==> flow/design.v <==
module flipflop(clk,en,rst,i_xdirpal,i_ydirpal,i_xnav,i_ynav,i_xpal,i_ypal,i_bri1,i_bri2,i_bri3, i_bri4,i_bri5,i_bri6,i_bri7, i_bri8,
				i_bri9, i_bri10,o_bri1,o_bri2,o_bri3, o_bri4,o_bri5,o_bri6,o_bri7, o_bri8, o_bri9, o_bri10,
				i_life, o_life, i_brick, o_brick, i_red1, i_red2, i_red3, i_red4, i_blue5, i_blue6, i_blue7, o_red1,o_red2,o_red3,o_red4,
				o_blue5, o_blue6, o_blue7,o_xdirpal,o_ydirpal,o_xnav,o_ynav,o_xpal,o_ypal
);
input clk,en,rst;
input i_xdirpal, i_ydirpal;
input [9:0] i_xnav,i_ynav,i_xpal,i_ypal;
input i_bri1,i_bri2,i_bri3, i_bri4,i_bri5,i_bri6,i_bri7, i_bri8,i_bri9,i_bri10 ;
output reg [9:0] o_xnav,o_ynav,o_xpal,o_ypal;
output reg  o_xdirpal,o_ydirpal;
output reg o_bri1,o_bri2,o_bri3, o_bri4,o_bri5,o_bri6,o_bri7, o_bri8, o_bri9, o_bri10; 
output reg [1:0] o_life;
output reg [3:0] o_brick;
input [1:0]  i_life;
input [3:0]  i_brick;
input [1:0] i_red1, i_red2, i_red3, i_red4;
input[1:0] i_blue5, i_blue6, i_blue7;
output reg [1:0]  o_red1,o_red2,o_red3,o_red4;
output reg [1:0]   o_blue5, o_blue6, o_blue7;
parameter IX_NAV = 10'd 320;	 
parameter IY_NAV = 10'd 470;
parameter IX_PAL = 10'd 320;	 
parameter IY_PAL = 10'd 450;
parameter VITE = 2'd 3;
parameter BLOCCHI = 4'd 10;
parameter RED = 2'd 3;
parameter BLUE = 2'd 2;
always@(posedge clk)
	if(rst) begin							 
				o_bri1<=1'b1;
				o_bri2<=1'b1;
				o_bri3<=1'b1;
				o_bri4<=1'b1;
				o_bri5<=1'b1;
				o_bri6<=1'b1;
				o_bri7<=1'b1;
				o_bri8<=1'b1;
				o_bri9<=1'b1;
				o_bri10<=1'b1;
				o_xdirpal<=1'b0;
				o_xnav<=IX_NAV;
				o_xpal<=IX_PAL;
				o_ydirpal<=1'b0;
				o_ynav<=IY_NAV;
				o_ypal<=IY_PAL;				
				o_life<=VITE;
				o_brick<=BLOCCHI;
				o_blue5<=BLUE;
				o_blue6<=BLUE;
				o_blue7<=BLUE;
				o_red1<=RED;
				o_red2<=RED;
				o_red3<=RED;
				o_red4<=RED;
			end
	else if(en) begin							 
				o_bri1<=i_bri1;
				o_bri2<=i_bri2;
				o_bri3<=i_bri3;
				o_bri4<=i_bri4;
				o_bri5<=i_bri5;
				o_bri6<=i_bri6;
				o_bri7<=i_bri7;
				o_bri8<=i_bri8;
				o_bri9<=i_bri9;
				o_bri10<=i_bri10;
				o_xdirpal<=i_xdirpal;
				o_xnav<=i_xnav;
				o_xpal<=i_xpal;
				o_ydirpal<=i_ydirpal;
				o_ynav<=i_ynav;
				o_ypal<=i_ypal;
				o_life<=i_life;
				o_brick<=i_brick;
				o_blue5<=i_blue5;
				o_blue6<=i_blue6;
				o_blue7<=i_blue7;
				o_red1<=i_red1;
				o_red2<=i_red2;
				o_red3<=i_red3;
				o_red4<=i_red4;
			end
endmodule
module gioco(
	i_ani_stb,														 
	i_clk,															 
	i_rst,															 
	i_animate,														 
	i_dx, 															 
	i_sx,																 
	i_start,															 
	o_x1_pal, o_x2_pal,											 
	o_y1_pal, o_y2_pal,
	o_x1_nav, o_x2_nav,											 
	o_y1_nav, o_y2_nav,
	bri1,bri2,bri3,bri4,bri5,bri6,bri7,bri8,bri9,bri10, 
	ok, ko,															 
	ff_life															 
);
input i_ani_stb, i_clk, i_rst, i_animate, i_dx, i_sx, i_start;
output [9:0] o_x1_pal, o_x2_pal, o_y1_pal, o_y2_pal, o_x1_nav, o_x2_nav, o_y1_nav, o_y2_nav;
output reg bri1,bri2,bri3,bri4,bri5,bri6,bri7,bri8,bri9,bri10;
output reg ok,ko;												
output [1:0] ff_life;
wire ff_bri1, ff_bri2, ff_bri3, ff_bri4,ff_bri5, ff_bri6, ff_bri7, ff_bri8,ff_bri9, ff_bri10;
wire [9:0] ff_x_nav,ff_y_nav,ff_x_pal,ff_y_pal;	
wire ff_x_dirpal,ff_y_dirpal;							
wire [3:0] ff_brick;
wire [1:0] ff_red1,ff_red2,ff_red3,ff_red4;
wire [1:0] ff_blue5,ff_blue6,ff_blue7;
parameter H_SIZE_BRI = 10'd 32;					 
parameter L_SIZE_BRI = 10'd 10; 					 
parameter H_SIZE_NAV = 10'd 32; 					 
parameter L_SIZE_NAV = 10'd 3;  					 
parameter IX_NAV = 10'd 320;						 
parameter IY_NAV = 10'd 470;						 
parameter D_WIDTH = 10'd 640; 				 	 
parameter D_HEIGHT = 10'd 480;					 
parameter H_SIZE_PAL = 10'd 2;					 
parameter IX_PAL = 10'd 320;						 
parameter IY_PAL = 10'd 460;						 
parameter VITE = 2'd 3;								 
parameter BLOCCHI = 4'd 10;						 
parameter ROSSO = 2'd 3;							 
parameter BLU = 2'd 2;								 
parameter wait1=4'b 0000;							 
parameter s0=4'b 0001;
parameter val=4'b 0010;
parameter win=4'b 0100;
parameter go=4'b 1000;
reg [3:0] snext,sreg;								
reg[9:0] x_nav;										 
reg[9:0] y_nav;										 
reg[9:0] x_pal;										 
reg[9:0] y_pal;										 
reg x_dir_pal;											 
reg y_dir_pal;											 
reg [1:0] life;										
reg [3:0] brick;
reg [1:0] red1,red2,red3,red4;
reg [1:0] blue5,blue6,blue7;
assign o_x1_nav = x_nav - H_SIZE_NAV;   
assign o_x2_nav = x_nav + H_SIZE_NAV;   
assign o_y1_nav = y_nav -L_SIZE_NAV; 	 
assign o_y2_nav = y_nav + L_SIZE_NAV;   
assign o_x1_pal = x_pal - H_SIZE_PAL;	 
assign o_x2_pal = x_pal + H_SIZE_PAL;	 
assign o_y1_pal = y_pal -H_SIZE_PAL;	 
assign o_y2_pal = y_pal + H_SIZE_PAL;	 
flipflop ff(									 
	.clk(i_clk),						
	.en(i_ani_stb),
	.rst(i_rst),
	.i_xdirpal(x_dir_pal),			
	.i_ydirpal(y_dir_pal),
	.i_xnav(x_nav),
	.i_ynav(y_nav),
	.i_xpal(x_pal),
	.i_ypal(y_pal),
	.i_bri1(bri1),
	.i_bri2(bri2),
	.i_bri3(bri3),
	.i_bri4(bri4),
	.i_bri5(bri5),
	.i_bri6(bri6),
	.i_bri7(bri7),
	.i_bri8(bri8),
	.i_bri9(bri9),
	.i_bri10(bri10),
	.i_life(life),
	.i_brick(brick),
	.i_red1(red1),
	.i_red2(red2),
	.i_red3(red3),
	.i_red4(red4),
	.i_blue5(blue5),
	.i_blue6(blue6),
	.i_blue7(blue7),
	.o_xdirpal(ff_x_dirpal),		 
	.o_ydirpal(ff_y_dirpal),
	.o_xnav(ff_x_nav),
	.o_ynav(ff_y_nav),
	.o_xpal(ff_x_pal),
	.o_ypal(ff_y_pal),
	.o_bri1(ff_bri1),
	.o_bri2(ff_bri2),
	.o_bri3(ff_bri3),
	.o_bri4(ff_bri4),
	.o_bri5(ff_bri5),
	.o_bri6(ff_bri6),
	.o_bri7(ff_bri7),
	.o_bri8(ff_bri8),
	.o_bri9(ff_bri9),
	.o_bri10(ff_bri10),
	.o_life(ff_life),
	.o_brick(ff_brick),
	.o_red1(ff_red1),
	.o_red2(ff_red2),
	.o_red3(ff_red3),
	.o_red4(ff_red4),
	.o_blue5(ff_blue5),
	.o_blue6(ff_blue6),
	.o_blue7(ff_blue7)
);
always@(posedge i_clk)				 
		if(i_rst)						 
			sreg<=wait1;
		else if(i_ani_stb) sreg<=snext;
always@(*)								 
		case(sreg)
			wait1:if(!i_start) snext=s0;							 
					else snext=wait1;
			s0:   if(i_animate&&i_ani_stb) snext=val; 		 
					else snext=s0;
			val:															 
				 if(!ff_life)
					snext=go;
				 else if(!ff_brick)
					snext=win;
				 else if(!(i_animate&&i_ani_stb))
						snext=s0;
				 else snext = val;
			win: if(!i_start) snext=wait1;						 
				  else snext=win;
			go:  if(!i_start) snext=wait1;						 
				  else snext=go;
			default: snext=wait1;
		endcase
always@(*)								 
	begin
		x_dir_pal=0;					 
		y_dir_pal=0;
		x_nav=IX_NAV;
		y_nav=IY_NAV;
		x_pal=IX_PAL;
		y_pal=IY_PAL;
		bri1=1;
		bri2=1;
		bri3=1;
		bri4=1;
		bri5=1;
		bri6=1;
		bri7=1;
		bri8=1;
		bri9=1;
		bri10=1;
		life=VITE;
		brick=BLOCCHI;
		ok=0;
		ko=0;
		red1=ROSSO;
		red2=ROSSO;
		red3=ROSSO;
		red4=ROSSO;
		blue5=BLU;
		blue6=BLU;
		blue7=BLU;
		case(sreg)
			wait1:				
				begin
					x_dir_pal=0;		
					y_dir_pal=0;
					x_nav=IX_NAV;
					y_nav=IY_NAV;
					x_pal=IX_PAL;
					y_pal=IY_PAL;
				   bri1=1;
					bri2=1;
					bri3=1;
					bri4=1;
					bri5=1;
					bri6=1;
					bri7=1;
					bri8=1;
					bri9=1;
					bri10=1;
					life=VITE;
					brick=BLOCCHI;
					red1=ROSSO;
					red2=ROSSO;
					red3=ROSSO;
					red4=ROSSO;
					blue5=BLU;
					blue6=BLU;
					blue7=BLU;
				end
		val: 
			begin
				x_dir_pal=ff_x_dirpal;						
				y_dir_pal=ff_y_dirpal;
				x_nav=ff_x_nav;
				y_nav=ff_y_nav;
				x_pal=ff_x_pal;
				y_pal=ff_y_pal;
				bri1=ff_bri1;
				bri2=ff_bri2;
				bri3=ff_bri3;
				bri4=ff_bri4;
				bri5=ff_bri5;
				bri6=ff_bri6;
				bri7=ff_bri7;
				bri8=ff_bri8;
				bri9=ff_bri9;
				bri10=ff_bri10;
				life=ff_life;
				brick=ff_brick;
				red1=ff_red1;
				red2=ff_red2;
				red3=ff_red3;
				red4=ff_red4;
				blue5=ff_blue5;
				blue6=ff_blue6;
				blue7=ff_blue7;
				x_pal = (x_dir_pal) ? x_pal + 10'd 2 : x_pal - 10'd 2;  		
				y_pal = (y_dir_pal) ? y_pal + 10'd 2 : y_pal - 10'd 2;
				if (i_sx==1 && i_dx==0)										 
					begin															 
					x_nav =x_nav+10'd 3;										 
						if (x_nav >= (D_WIDTH-H_SIZE_NAV-12'd 1))		 
							x_nav = (D_WIDTH-H_SIZE_NAV-10'd 1);		 
					end
				else if(i_dx==1 && i_sx ==0)								 
					begin
					x_nav = x_nav - 10'd 3;									 
						if (x_nav <= H_SIZE_NAV+12'd 1)					 
							x_nav = H_SIZE_NAV + 10'd 1;					 
					end
						else 
							x_nav=x_nav;										 
				if((y_pal <= 73)&&(y_pal >= 71))
				begin
					if((x_pal >= 140)&&(x_pal <=202)&&bri1)  
						begin
							y_dir_pal =1;  
							red1=red1-2'd 1;
							if(!red1)
								begin
									brick = brick -4'd 1;
									bri1= 1'd 0;
								end
						end
					if((x_pal >= 232)&&(x_pal <=296)&&bri2)  
						begin
							y_dir_pal =1;  
							red2=red2-2'd 1;
							if(!red2)
								begin
									brick = brick -4'd 1;	
									bri2= 1'd 0;
								end
						end
				if((x_pal >=346)&&(x_pal <=410)&&bri3)  
					begin
						y_dir_pal =1;  
						red3=red3-2'd 1;
						if(!red3)
							begin
								brick = brick -4'd 1;
								bri3= 1'd 0;
							end
					end
				if((x_pal >= 440)&&(x_pal <=504)&&bri4)  
					begin
						y_dir_pal =1;  
						red4=red4-2'd 1;
						if(!red4)
							begin
								brick = brick -4'd 1;
								bri4=1'd 0;
							end
					end
			end
	if((y_pal <= 123)&&(y_pal >= 121))
			begin
			if((x_pal >= 184)&&(x_pal <=248)&&bri5)  
					begin
					y_dir_pal =1;  
					blue5=blue5-2'd 1;
					if(!blue5)
					begin
						brick = brick -4'd 1;	
						bri5= 1'd 0;
					end
					end
				if((x_pal >= 288)&&(x_pal <=352)&&bri6)  
					begin
					y_dir_pal =1;  
					blue6=blue6-2'd 1;
					if(!blue6)
						begin	
							brick = brick -4'd 1;	
							bri6=1'd 0;
						end
					end	
				if((x_pal >= 392)&&(x_pal <=456)&&bri7)  
					begin
					y_dir_pal =1;  
					blue7=blue7-2'd 1;
					if(!blue7)
					begin
					brick = brick -4'd 1;	
					bri7= 1'd 0;
					end
					end
			end
		if((y_pal <= 173)&&(y_pal >= 171))
		begin 	if((x_pal >= 232)&&(x_pal <=296)&&bri8)  
					begin
					y_dir_pal =1;  
					bri8= 1'd 0;
				brick = brick -4'd 1;	
					end
				if((x_pal >= 346)&&(x_pal <=410)&&bri9)  
					begin
					y_dir_pal =1;  
					bri9= 1'd 0;
				brick = brick -4'd 1;	
					end
			end
			if((y_pal <= 203)&&(y_pal >= 201)&&bri10)
			begin
			if((x_pal >= 288)&&(x_pal <=352))  
					begin
					y_dir_pal =1;  
					bri10= 1'd 0;	
					brick = brick -4'd 1;
					end		
			end
			if((y_pal<=70)&&(y_pal>=50))
			begin
			if((x_pal<=205)&&(x_pal>=203)&&bri1)
					begin
						x_dir_pal=1;	 
						red1=red1-2'd 1;
						if(!red1)
						begin
						bri1=1'd 0;	
						brick = brick -4'd 1;
						end
					end
			if((x_pal<=205)&&(x_pal>=203)&&bri2)
					begin
						x_dir_pal=1;	 
						red2=red2-2'd 1;
						if(!red2)
						begin
						bri2=1'd 0;
					brick = brick -4'd 1;	
					end
					end
			if((x_pal<=413)&&(x_pal>=411)&&bri3)
						begin
							x_dir_pal=1;	 
						red3=red3-2'd 1;
					if(!red3)	begin	bri3=1'd 0;	
							brick = brick -4'd 1;
						end
						end
			if((x_pal<=507)&&(x_pal>=505)&&bri4)
						begin
							x_dir_pal=1;	 
							red4=red4-2'd 1;
							if(!red4)
							begin
							bri4=1'd 0;	
							brick = brick -4'd 1;
							end
						end
if((x_pal>=135)&&(x_pal<=137)&&bri1)
						begin
							x_dir_pal=0;	 
							red1=red1-2'd 1;
							if(!red1)
							begin
							bri1=1'd 0;	
							brick = brick -4'd 1;
							end
							end
			if((x_pal>=229)&&(x_pal<=231)&&bri2)
						begin
							x_dir_pal=0;	 
							red2=red2-2'd 1;
							if(!red2)
							begin
							bri2=1'd 0;	
							brick = brick -4'd 1;
							end
						end
			if((x_pal>=343)&&(x_pal<=345)&&bri3)
						begin
							x_dir_pal=0;	 
							red3=red3-2'd 1;
							if(!red3)
							begin
							bri3=1'd 0;	
							brick = brick -4'd 1;
							end
						end
			if((x_pal>=437)&&(x_pal<=439)&&bri4)
						begin
							x_dir_pal=0;	 
							red4=red4-2'd 1;
							if(!red4)
							begin
							bri4=1'd 0;	
							brick = brick -4'd 1;
							end
						end
				end
	if((y_pal<=120)&&(y_pal>=100))	
		begin
		if((x_pal<=251)&&(x_pal>=249)&&bri5)
						begin
							x_dir_pal=1;	 
							blue5=blue5-2'd 1;
							if(!blue5)
							begin 
							bri5=1'd 0;	
							brick = brick -4'd 1;
							end
							end
			if((x_pal<=355)&&(x_pal>=353)&&bri6)	 
						begin
							x_dir_pal=1;	 
							blue6=blue6-2'd 1;
							if(!blue6)
							begin
							bri6=1'd 0;	
							brick = brick -4'd 1;
							end
					end
			if((x_pal<=459)&&(x_pal>=457)&&bri7)	 
						begin
							x_dir_pal=1;	 
							blue7=blue7-2'd 1;
							if(!blue7)
							begin
							bri7=1'd 0;	
							brick = brick -4'd 1;
							end
						end
	if((x_pal>=181)&&(x_pal<=183)&&bri5)
						begin
							x_dir_pal=0;	 
							blue5=blue5-2'd 1;
							if(!blue5)
							begin
							bri5=1'd 0;	
							brick = brick -4'd 1;
							end
						end
			if((x_pal>=285)&&(x_pal<=287)&&bri6)
						begin
							x_dir_pal=0;	 
							blue6=blue6-2'd 1;
							if(!blue6)
							begin
							bri6=1'd 0;	
							brick = brick -4'd 1;
							end
						end	
			if((x_pal>=389)&&(x_pal<=391)&&bri7)
						begin
							x_dir_pal=0;	 
							blue7=blue7-2'd 1;
							if(!blue7)
							begin
							bri7=1'd 0;				
							brick = brick -4'd 1;
							end
						end	
	end
			if((y_pal<=170)&&(y_pal>=150))
			begin
			if((x_pal<=299)&&(x_pal>=297)&&bri8)
						begin
							x_dir_pal=1;	 
							bri8=1'd 0;	
							brick = brick -4'd 1;
						end	
			if((x_pal<=349)&&(x_pal>=347)&&bri9)	 
						begin
							x_dir_pal=1;	 
							bri9=1'd 0;	
							brick = brick -4'd 1;
						end
if((x_pal>=229)&&(x_pal<=231)&&bri8)	 
						begin
							x_dir_pal=0;	 
							bri8=1'd 0;	
							brick = brick -4'd 1;
						end
			if((x_pal>=343)&&(x_pal<=345)&&bri9)	 
						begin
							x_dir_pal=0;	 
							bri9=1'd 0;	
							brick = brick -4'd 1;
						end	
	end
					if((y_pal<=220)&&(y_pal>=200)&&bri10)	 
				begin	
				if((x_pal<=355)&&(x_pal>=353))
				begin
							x_dir_pal=1;	 
							bri10=1'd 0;	
							brick = brick -4'd 1;
						end			
			if((x_pal>=285)&&(x_pal<=287)) 
			begin
							x_dir_pal=0;	 
							bri10=1'd 0;
							brick = brick -4'd 1;	
						end	
			end	
			if((y_pal>=47)&&(y_pal<=49))
		begin	
			if((x_pal >= 138)&&(x_pal <=202)&&bri1)  
					begin
						y_dir_pal = 0;  
						red1=red1-2'd 1;
						if(!red1)
						begin
						bri1 = 1'd 0; 
						brick = brick -4'd 1;
						end
						end
				if((x_pal >= 232)&&(x_pal <=296)&&bri2)  
					begin
						y_dir_pal = 0;  
						red2=red2-2'd 1;
						if(!red2)
						begin
						bri2 =  1'd 0; 
						brick = brick -4'd 1;
						end
					end
				if((x_pal >= 346)&&(x_pal <=410)&&bri3)  
					begin
						y_dir_pal = 0;  
						red3=red3-2'd 1;
						if(!red3)
						begin
						bri3 =  1'd 0;
						brick = brick -4'd 1;	
						end
					end
				if((x_pal >= 440)&&(x_pal <=504)&&bri4)  
					begin
						y_dir_pal = 0;  
						red4=red4-2'd 1;
						if(!red4)
						begin
						bri4 =  1'd 0;
						brick = brick -4'd 1;	
						end
					end	
	end	
		if((y_pal>=97)&&(y_pal<=99))
			begin
			if((x_pal >= 184)&&(x_pal <=248)&&bri5)  
					begin
						y_dir_pal = 0;  
						blue5=blue5-2'd 1;
						if(!blue5)
						begin
						bri5 =  1'd 0;
						brick = brick -4'd 1;	
						end
					end	
				if((x_pal >= 288)&&(x_pal <=352)&&bri6)  
					begin
						y_dir_pal = 0;  
						blue6=blue6-2'd 1;
						if(!blue6)
						begin
						bri6 =  1'd 0; 
						brick = brick -4'd 1;
						end
					end	
				if((x_pal >= 392)&&(x_pal <=456)&&bri7)  
					begin
						y_dir_pal = 0;  
						blue7=blue7-2'd 1;
						if(!blue7)
						begin
						bri7 =  1'd 0; 
						brick = brick -4'd 1;
						end
					end
			end
			if((y_pal>=147)&&(y_pal<=149))
		begin 
			if((x_pal >= 232)&&(x_pal <=296)&&bri8)  
					begin
						y_dir_pal = 0;  
						bri8 =  1'd 0;
						brick = brick -4'd 1;	
					end
				if((x_pal >=346)&&(x_pal <=410)&&bri9)  
					begin
						y_dir_pal = 0;  
						bri9 =  1'd 0;
						brick = brick -4'd 1;	
					end	
			end
			if((y_pal>=197)&&(y_pal<=199))
				if((x_pal >= 288)&&(x_pal <=352)&&bri10)  
					begin
						y_dir_pal = 0;  
						bri10 =  1'd 0;
						brick = brick -4'd 1;	
					end
			if(x_pal <= H_SIZE_PAL+1)					 
				x_dir_pal=1;							 
			if(x_pal >= (D_WIDTH-H_SIZE_PAL-1))			 
				x_dir_pal = 0;							 
			if (y_pal <= H_SIZE_PAL + 1)		 
				y_dir_pal = 1;				 
			if (y_pal>=463)								
				if ((x_pal >= x_nav-H_SIZE_NAV)&&(x_pal <= x_nav + H_SIZE_NAV))	 
					y_dir_pal = 0;							 
				else 
					begin								
						life=life-2'b01;
						x_pal = IX_PAL;
						y_pal = IY_PAL;
						x_nav = IX_NAV;
					end
		end
		s0:
			begin
				x_dir_pal=ff_x_dirpal;						 
				y_dir_pal=ff_y_dirpal;
				x_nav=ff_x_nav;
				y_nav=ff_y_nav;
				x_pal=ff_x_pal;
				y_pal=ff_y_pal;
				bri1=ff_bri1;
				bri2=ff_bri2;
				bri3=ff_bri3;
				bri4=ff_bri4;
				bri5=ff_bri5;
				bri6=ff_bri6;
				bri7=ff_bri7;
				bri8=ff_bri8;
				bri9=ff_bri9;
				bri10=ff_bri10;
				life=ff_life;
				brick=ff_brick;
				red1=ff_red1;
				red2=ff_red2;
				red3=ff_red3;
				red4=ff_red4;
				blue5=ff_blue5;
				blue6=ff_blue6;
				blue7=ff_blue7;
			end
		win:begin
					ok=1;
			 end
		go:begin
					ko=1;
			end
	   default:
			begin
				x_dir_pal=0;
				y_dir_pal=0;
				x_nav=IX_NAV;
				y_nav=IY_NAV;
				x_pal=IX_PAL;
				y_pal=IY_PAL;
				bri1=1;
				bri2=1;
				bri3=1;
				bri4=1;
				bri5=1;
				bri6=1;
				bri7=1;
				bri8=1;
				bri9=1;
				bri10=1;
				life=VITE;
				brick=BLOCCHI;
				ok=0;
				ko=0;
				red1=ROSSO;
				red2=ROSSO;
				red3=ROSSO;
				red4=ROSSO;
				blue5=BLU;
				blue6=BLU;
				blue7=BLU;
			end
		endcase
end			
endmodule
# ---- Step by step through the tools: gioco
# What the tools print for gioco, step after step.
# Lines are those of the file above, counted from 1.
# Operators: Yosys type, input widths -> output width; for muxes data width and select width s.
# Library cell names are shortened.
# The mark n/a stands for no value.
dict set report design {
  top_module {gioco}
  clock {i_clk}
  library {sky130hd}
  corner {tt_025C_1v80}
}

# ---- Elaborated design
# Counts by Yosys on the flattened word-level netlist (proc, flatten, opt, wreduce; memories kept). Register bits leave out memories and registers merged into their read ports (data or address). Print and check cells are left out. Cells with the same type and inputs are merged into one.
dict set report word_totals {
  reg_bits 76
  in_bits 7
  out_inout_bits 94
  wordCells 777
}
dict set report classes {
  n_addsub 85
  compare 77
  eq_ne 6
  mux 468
  logic 3
  n_reduce_logical 112
}
# cell count
set op_table {}
lappend op_table {{$mux 4} 150}
lappend op_table {{$mux 1} 198}
lappend op_table {{$sub 4x1->4 const B} 40}
lappend op_table {{$mux 2} 80}
lappend op_table {{$ge 10x8->1 const B} 15}
lappend op_table {{$ge 10x9->1 const B} 15}
lappend op_table {{$le 10x9->1 const B} 15}
lappend op_table {{$mux 10} 14}
lappend op_table {{$le 10x8->1 const B} 13}
lappend op_table {{$logic_and 1x1->1} 78}
lappend op_table {{$add 10x2->10 const B} 6}
lappend op_table {{$sub 10x2->10 const B} 6}
lappend op_table {{$pmux 10 s2} 3}
lappend op_table {{$sub 2x1->2 const B} 29}
lappend op_table {{$logic_not 2->1} 29}
lappend op_table {{$le 10x7->1 const B} 5}
lappend op_table {{$ge 10x7->1 const B} 4}
lappend op_table {{$pmux 2 s2} 8}
lappend op_table {{$pmux 1 s2} 12}
lappend op_table {{$ge 10x10->1 const B} 2}
lappend op_table {{$le 10x2->1 const B} 2}
lappend op_table {{$add 10x6->10 const B} 2}
lappend op_table {{$sub 10x6->10 const B} 2}
lappend op_table {{$ge 10x6->1 const B} 2}
lappend op_table {{$le 10x6->1 const B} 2}
lappend op_table {{$pmux 4 s5} 1}
lappend op_table {{$ge 10x10->1} 1}
lappend op_table {{$le 10x10->1} 1}
# Not listed: further kinds 12, cells in them 16.

# ---- Depth
# Yosys ltp: most cells in a row. Word level: on the elaborated netlist, between registers, memories and ports. Mapped: between sequential cells and ports; inverters and the memories' decode and read muxes count.
dict set report depth {
  depth_word 191
  ABC_AREA 0
  depth_mapped 93
  depth_no_buf 90
}

# ---- Netlist
# The flow's flattened synthesis, as Yosys stat reports it; memories are mapped. The netlist is that of the ABC_AREA named above (0 if unset); the other value can give another one.
# The area totals of this step are shown rounded.
# type count area_total_um2
set types {}
lappend types {dfxtp_1 77 1.54E+03}
lappend types {ha_1 109 1.36E+03}
lappend types {xnor2_1 104 910.874}
lappend types {nand2_1 208 780.749}
lappend types {nor2_1 203 761.981}
lappend types {o21ai_0 125 625.6}
lappend types {xor2_1 63 551.779}
lappend types {a21oi_1 91 455.437}
lappend types {nand3_1 89 445.427}
lappend types {inv_1 95 356.592}
lappend types {nor3_1 64 320.307}
lappend types {clkbuf_1 81 304.042}
lappend types {and3_1 40 250.24}
lappend types {mux2i_1 22 220.211}
lappend types {a31oi_1 34 212.704}
lappend types {nand4_1 34 212.704}
lappend types {and2_1 33 206.448}
lappend types {a211oi_1 27 202.694}
# Other cell types: 89; their cells: 503.
dict set report mapped {
  mapped_cells 2002
  synth_area_um2 13800
  seq_area_um2 1540
  ff_cells 77
  n_buf 120
}
# The figures by module come from a second, unflattened synthesis with its own total; it is not the netlist above.
dict set report unflattened {
  cells_unflattened 1894
  area_unflattened_um2 13700
}
# Each row is one instance without its submodules.
# module n_inst n_cells area_um2 mod_seq_area_um2
set by_module {}
lappend by_module {gioco 1 1658 11000 100}
lappend by_module {flipflop 1 236 2670 1440}

# ---- Worst setup path after synthesis
# OpenSTA on the mapped netlist: ideal clock, no wires. The path of least setup slack (recovery checks aside). Input and output delay are each 20% of the period. Register names are those of the netlist, which keeps one name where synthesis merged equal registers.
dict set report synth_timing {
  path_type {register to register}
  startpoint {register ff.o_xpal[1]}
  endpoint {register ff.o_brick[3]}
  clock_period_ns 24.0
  setup_ns 0.125
  t_first_pin_ns 0.000
  t_arrival_ns 17.797
  required_time_ns 23.875
  path_slack_ns 6.078
  path_delay_ns 17.922
  driving_pins 92
  n_path_buf 2
  period_less_setup_slack_ns 17.922
}
# "path_delay_ns" is the arrival time less input delay plus setup time.
# "driving_pins": output pins that drive a net of the path, with the launching flip-flop's if there is one; two outputs of one cell count as two.
# "period_less_setup_slack_ns" is the clock period less the worst setup slack; recovery checks do not enter. This is arithmetic on one report: input and output delays are still those of the set period (20% each).
# Between the ends stands the longest chain of elaborated cells between them, by number of cells; it is not shown to be the way that was timed. Of several equally long chains one is given.
# A line is the first line of the expression or statement that the cell stems from. Yosys adds cells for indexed reads and writes and turns some case tables into memories.
dict set report synth_via {
  cell_sequence {dfxtp_1 -> inv_1 -> fa_1 -> nand2b_1 -> a21o_1 -> and3_1 -> buf_4 -> nor2_2 -> inv_2 -> buf_2 -> and4_1 -> a22oi_1 -> o211a_1 -> nor2_1 -> ha_1 -> o21ai_0 -> o21ai_0 -> ha_1 -> (+56 left out) -> o22ai_1 -> a31oi_1 -> ha_1 -> o21bai_1 -> a21oi_1 -> ha_1 -> a21oi_1 -> a21oi_1 -> xor2_1 -> xnor2_1 -> o21a_1 -> or3_1 -> a211oi_2 -> nor3_1 -> or3_1 -> a22o_1 -> and3_1 -> o41a_1}
  elab_chain_cells 191
  cells_between 502
  classes_between {62 x add/sub; 45 x compare; 313 x mux; 82 x reduce/logical}
}
# item line
set synth_rtl {}
lappend synth_rtl {{from (decl)} 10} ;# output reg [9:0] o_xnav,o_ynav,o_xpal,o_ypal;
lappend synth_rtl {{from (assign)} 43} ;# o_xpal<=IX_PAL;
lappend synth_rtl {{from (assign)} 70} ;# o_xpal<=i_xpal;
lappend synth_rtl {{$sub 10x2->10} 315} ;# x_pal = (x_dir_pal) ? x_pal + 10'd 2 : x_pal - 10'd 2;
lappend synth_rtl {{$mux 10} 315}
lappend synth_rtl {{$ge 10x8->1} 333} ;# if((x_pal >= 140)&&(x_pal <=202)&&bri1)
lappend synth_rtl {{$logic_and 1x1->1 (2 in a row)} 333}
lappend synth_rtl {{$mux 4} 333}
lappend synth_rtl {{$mux 4} 331} ;# if((y_pal <= 73)&&(y_pal >= 71))
lappend synth_rtl {{$mux 4} 259} ;# case(sreg)
lappend synth_rtl {{(+176 left out)} n/a}
lappend synth_rtl {{$mux 4} 700} ;# if((x_pal >=346)&&(x_pal <=410)&&bri9)
lappend synth_rtl {{$mux 4} 692} ;# if((y_pal>=147)&&(y_pal<=149))
lappend synth_rtl {{$mux 4} 259}
lappend synth_rtl {{$sub 4x1->4} 712} ;# brick = brick -4'd 1;
lappend synth_rtl {{$mux 4} 708} ;# if((x_pal >= 288)&&(x_pal <=352)&&bri10)
lappend synth_rtl {{$mux 4} 707} ;# if((y_pal>=197)&&(y_pal<=199))
lappend synth_rtl {{$pmux 4 s2} 259}
lappend synth_rtl {{to (assign)} 48} ;# o_brick<=BLOCCHI;
lappend synth_rtl {{to (assign)} 75} ;# o_brick<=i_brick;
lappend synth_rtl {{to (decl)} 14} ;# output reg [3:0] o_brick;

# ---- Path in the finished layout
# From the final timing report of record 2: the path of least setup slack in the routed layout; clock arrival at registers is part of the times.
dict set report layout_timing {
  path_type {register to register}
  startpoint {register ff.o_xpal[1]}
  endpoint {register ff.o_brick[3]}
  clock_period_ns 25.7
  setup_ns 0.11
  t_first_pin_ns 0.36
  t_arrival_ns 20.09
  required_time_ns 25.95
  path_slack_ns 5.86
  driving_pins 89
  n_path_buf 0
}
# Between the ends stands the longest chain of elaborated cells between them, by number of cells; it is not shown to be the way that was timed. Of several equally long chains one is given.
dict set report layout_via {
  cell_sequence {dfxtp_2 -> clkinvlp_4 -> fa_1 -> nand2b_1 -> a21o_1 -> a311oi_1 -> a31o_2 -> nand2_1 -> or3_4 -> and4_1 -> nor2_1 -> ha_1 -> o21ai_0 -> o21ai_1 -> ha_1 -> mux2_2 -> ha_1 -> nand2_1 -> (+53 left out) -> o22ai_1 -> a31oi_1 -> ha_1 -> o21bai_1 -> a21oi_2 -> ha_1 -> a21oi_1 -> a21oi_1 -> xor2_2 -> xnor2_2 -> o21a_1 -> or3_1 -> a211oi_2 -> nor3_1 -> or3_1 -> a22o_1 -> and3_1 -> o41a_1}
  elab_chain_cells 191
  cells_between 502
  classes_between {62 x add/sub; 45 x compare; 313 x mux; 82 x reduce/logical}
}
# item line
set layout_rtl {}
lappend layout_rtl {{from (decl)} 10} ;# output reg [9:0] o_xnav,o_ynav,o_xpal,o_ypal;
lappend layout_rtl {{from (assign)} 43} ;# o_xpal<=IX_PAL;
lappend layout_rtl {{from (assign)} 70} ;# o_xpal<=i_xpal;
lappend layout_rtl {{$sub 10x2->10} 315} ;# x_pal = (x_dir_pal) ? x_pal + 10'd 2 : x_pal - 10'd 2;
lappend layout_rtl {{$mux 10} 315}
lappend layout_rtl {{$ge 10x8->1} 333} ;# if((x_pal >= 140)&&(x_pal <=202)&&bri1)
lappend layout_rtl {{$logic_and 1x1->1 (2 in a row)} 333}
lappend layout_rtl {{$mux 4} 333}
lappend layout_rtl {{$mux 4} 331} ;# if((y_pal <= 73)&&(y_pal >= 71))
lappend layout_rtl {{$mux 4} 259} ;# case(sreg)
lappend layout_rtl {{(+176 left out)} n/a}
lappend layout_rtl {{$mux 4} 700} ;# if((x_pal >=346)&&(x_pal <=410)&&bri9)
lappend layout_rtl {{$mux 4} 692} ;# if((y_pal>=147)&&(y_pal<=149))
lappend layout_rtl {{$mux 4} 259}
lappend layout_rtl {{$sub 4x1->4} 712} ;# brick = brick -4'd 1;
lappend layout_rtl {{$mux 4} 708} ;# if((x_pal >= 288)&&(x_pal <=352)&&bri10)
lappend layout_rtl {{$mux 4} 707} ;# if((y_pal>=197)&&(y_pal<=199))
lappend layout_rtl {{$pmux 4 s2} 259}
lappend layout_rtl {{to (assign)} 48} ;# o_brick<=BLOCCHI;
lappend layout_rtl {{to (assign)} 75} ;# o_brick<=i_brick;
lappend layout_rtl {{to (decl)} 14} ;# output reg [3:0] o_brick;

; Measured data: module gioco, platform sky130hd, 4 stored runs of the flow under differing settings, order arbitrary. Input and output delays are each 20% of the period that was set; the output load is 0.01 pF.
; "achieved_period_ns" = clock period - worst setup slack. The figure is calculated, with input and output delays left at 20% of the set period.
; "worst_path_time_ns" is the time allowed to the run's worst setup path (the clock period less input and output delay, where it has them) less its slack. Clock arrival times count: a late capture clock shortens it, a late launch clock lengthens it.
; "fin_power_uw" is the tool's figure for a default switching activity; nothing was simulated.
; Results are given in rounded form.

[record 1: settings]
ABC_AREA = 1
CELL_PAD_IN_SITES_DETAIL_PLACEMENT = 1
CELL_PAD_IN_SITES_GLOBAL_PLACEMENT = 0
CORE_ASPECT_RATIO = 0.84
CORE_MARGIN = 9
CORE_UTILIZATION = 68
CTS_CLUSTER_SIZE = 70
GPL_ROUTABILITY_DRIVEN = 1
GPL_TIMING_DRIVEN = 0
MIN_ROUTING_LAYER = met2
SETUP_SLACK_MARGIN = -1.27
SLEW_MARGIN = 35
period_ns = 24.0
CAP_MARGIN = 20
[record 1: results]
outcome = no final report: placement broke off with DPL-0033

[record 2: settings]
CORE_ASPECT_RATIO = 1.0
CORE_MARGIN = 5
CORE_UTILIZATION = 42
GPL_ROUTABILITY_DRIVEN = 0
PLACE_DENSITY = 0.76
SETUP_SLACK_MARGIN = 5.0
period_ns = 25.7
CAP_MARGIN = 20
SLEW_MARGIN = 20
[record 2: results]
yosys_chip_area_um2 = 13800
dieArea_um2 = 36700
cell_area_final_um2 = 15700
post_route_util_pct = 48.3
ws_setup_ns = 5.86
final_setup_tns_ns = 0.000
hold_worst_slack_ns = 0.488
fin_power_uw = 516
achieved_period_ns = 19.837
worst_path_time_ns = 19.84
worst_path_kind = register to register

[record 3: settings]
ABC_AREA = 1
CELL_PAD_IN_SITES_GLOBAL_PLACEMENT = 3
CORE_MARGIN = 4
CORE_UTILIZATION = 68
GPL_ROUTABILITY_DRIVEN = 1
MIN_ROUTING_LAYER = met2
period_ns = 24.0
CAP_MARGIN = 20
SLEW_MARGIN = 20
[record 3: results]
outcome = no final report: placement broke off with GPL-0301

[record 4: settings]
CAP_MARGIN = 5
CORE_UTILIZATION = 47
CTS_CLUSTER_DIAMETER = 304
GPL_TIMING_DRIVEN = 0
MAX_ROUTING_LAYER = met4
PLACE_DENSITY = 0.69
SETUP_SLACK_MARGIN = 0.15
TNS_END_PERCENT = 65
period_ns = 18.8
CORE_MARGIN = 2
SLEW_MARGIN = 20
[record 4: results]
yosys_chip_area_um2 = 13800
dieArea_um2 = 30800
cell_area_final_um2 = 16700
post_route_util_pct = 57.7
ws_setup_ns = 0.799
final_setup_tns_ns = 0.000
hold_worst_slack_ns = 0.505
fin_power_uw = 687
achieved_period_ns = 18.001
worst_path_time_ns = 18.00
worst_path_kind = register to register
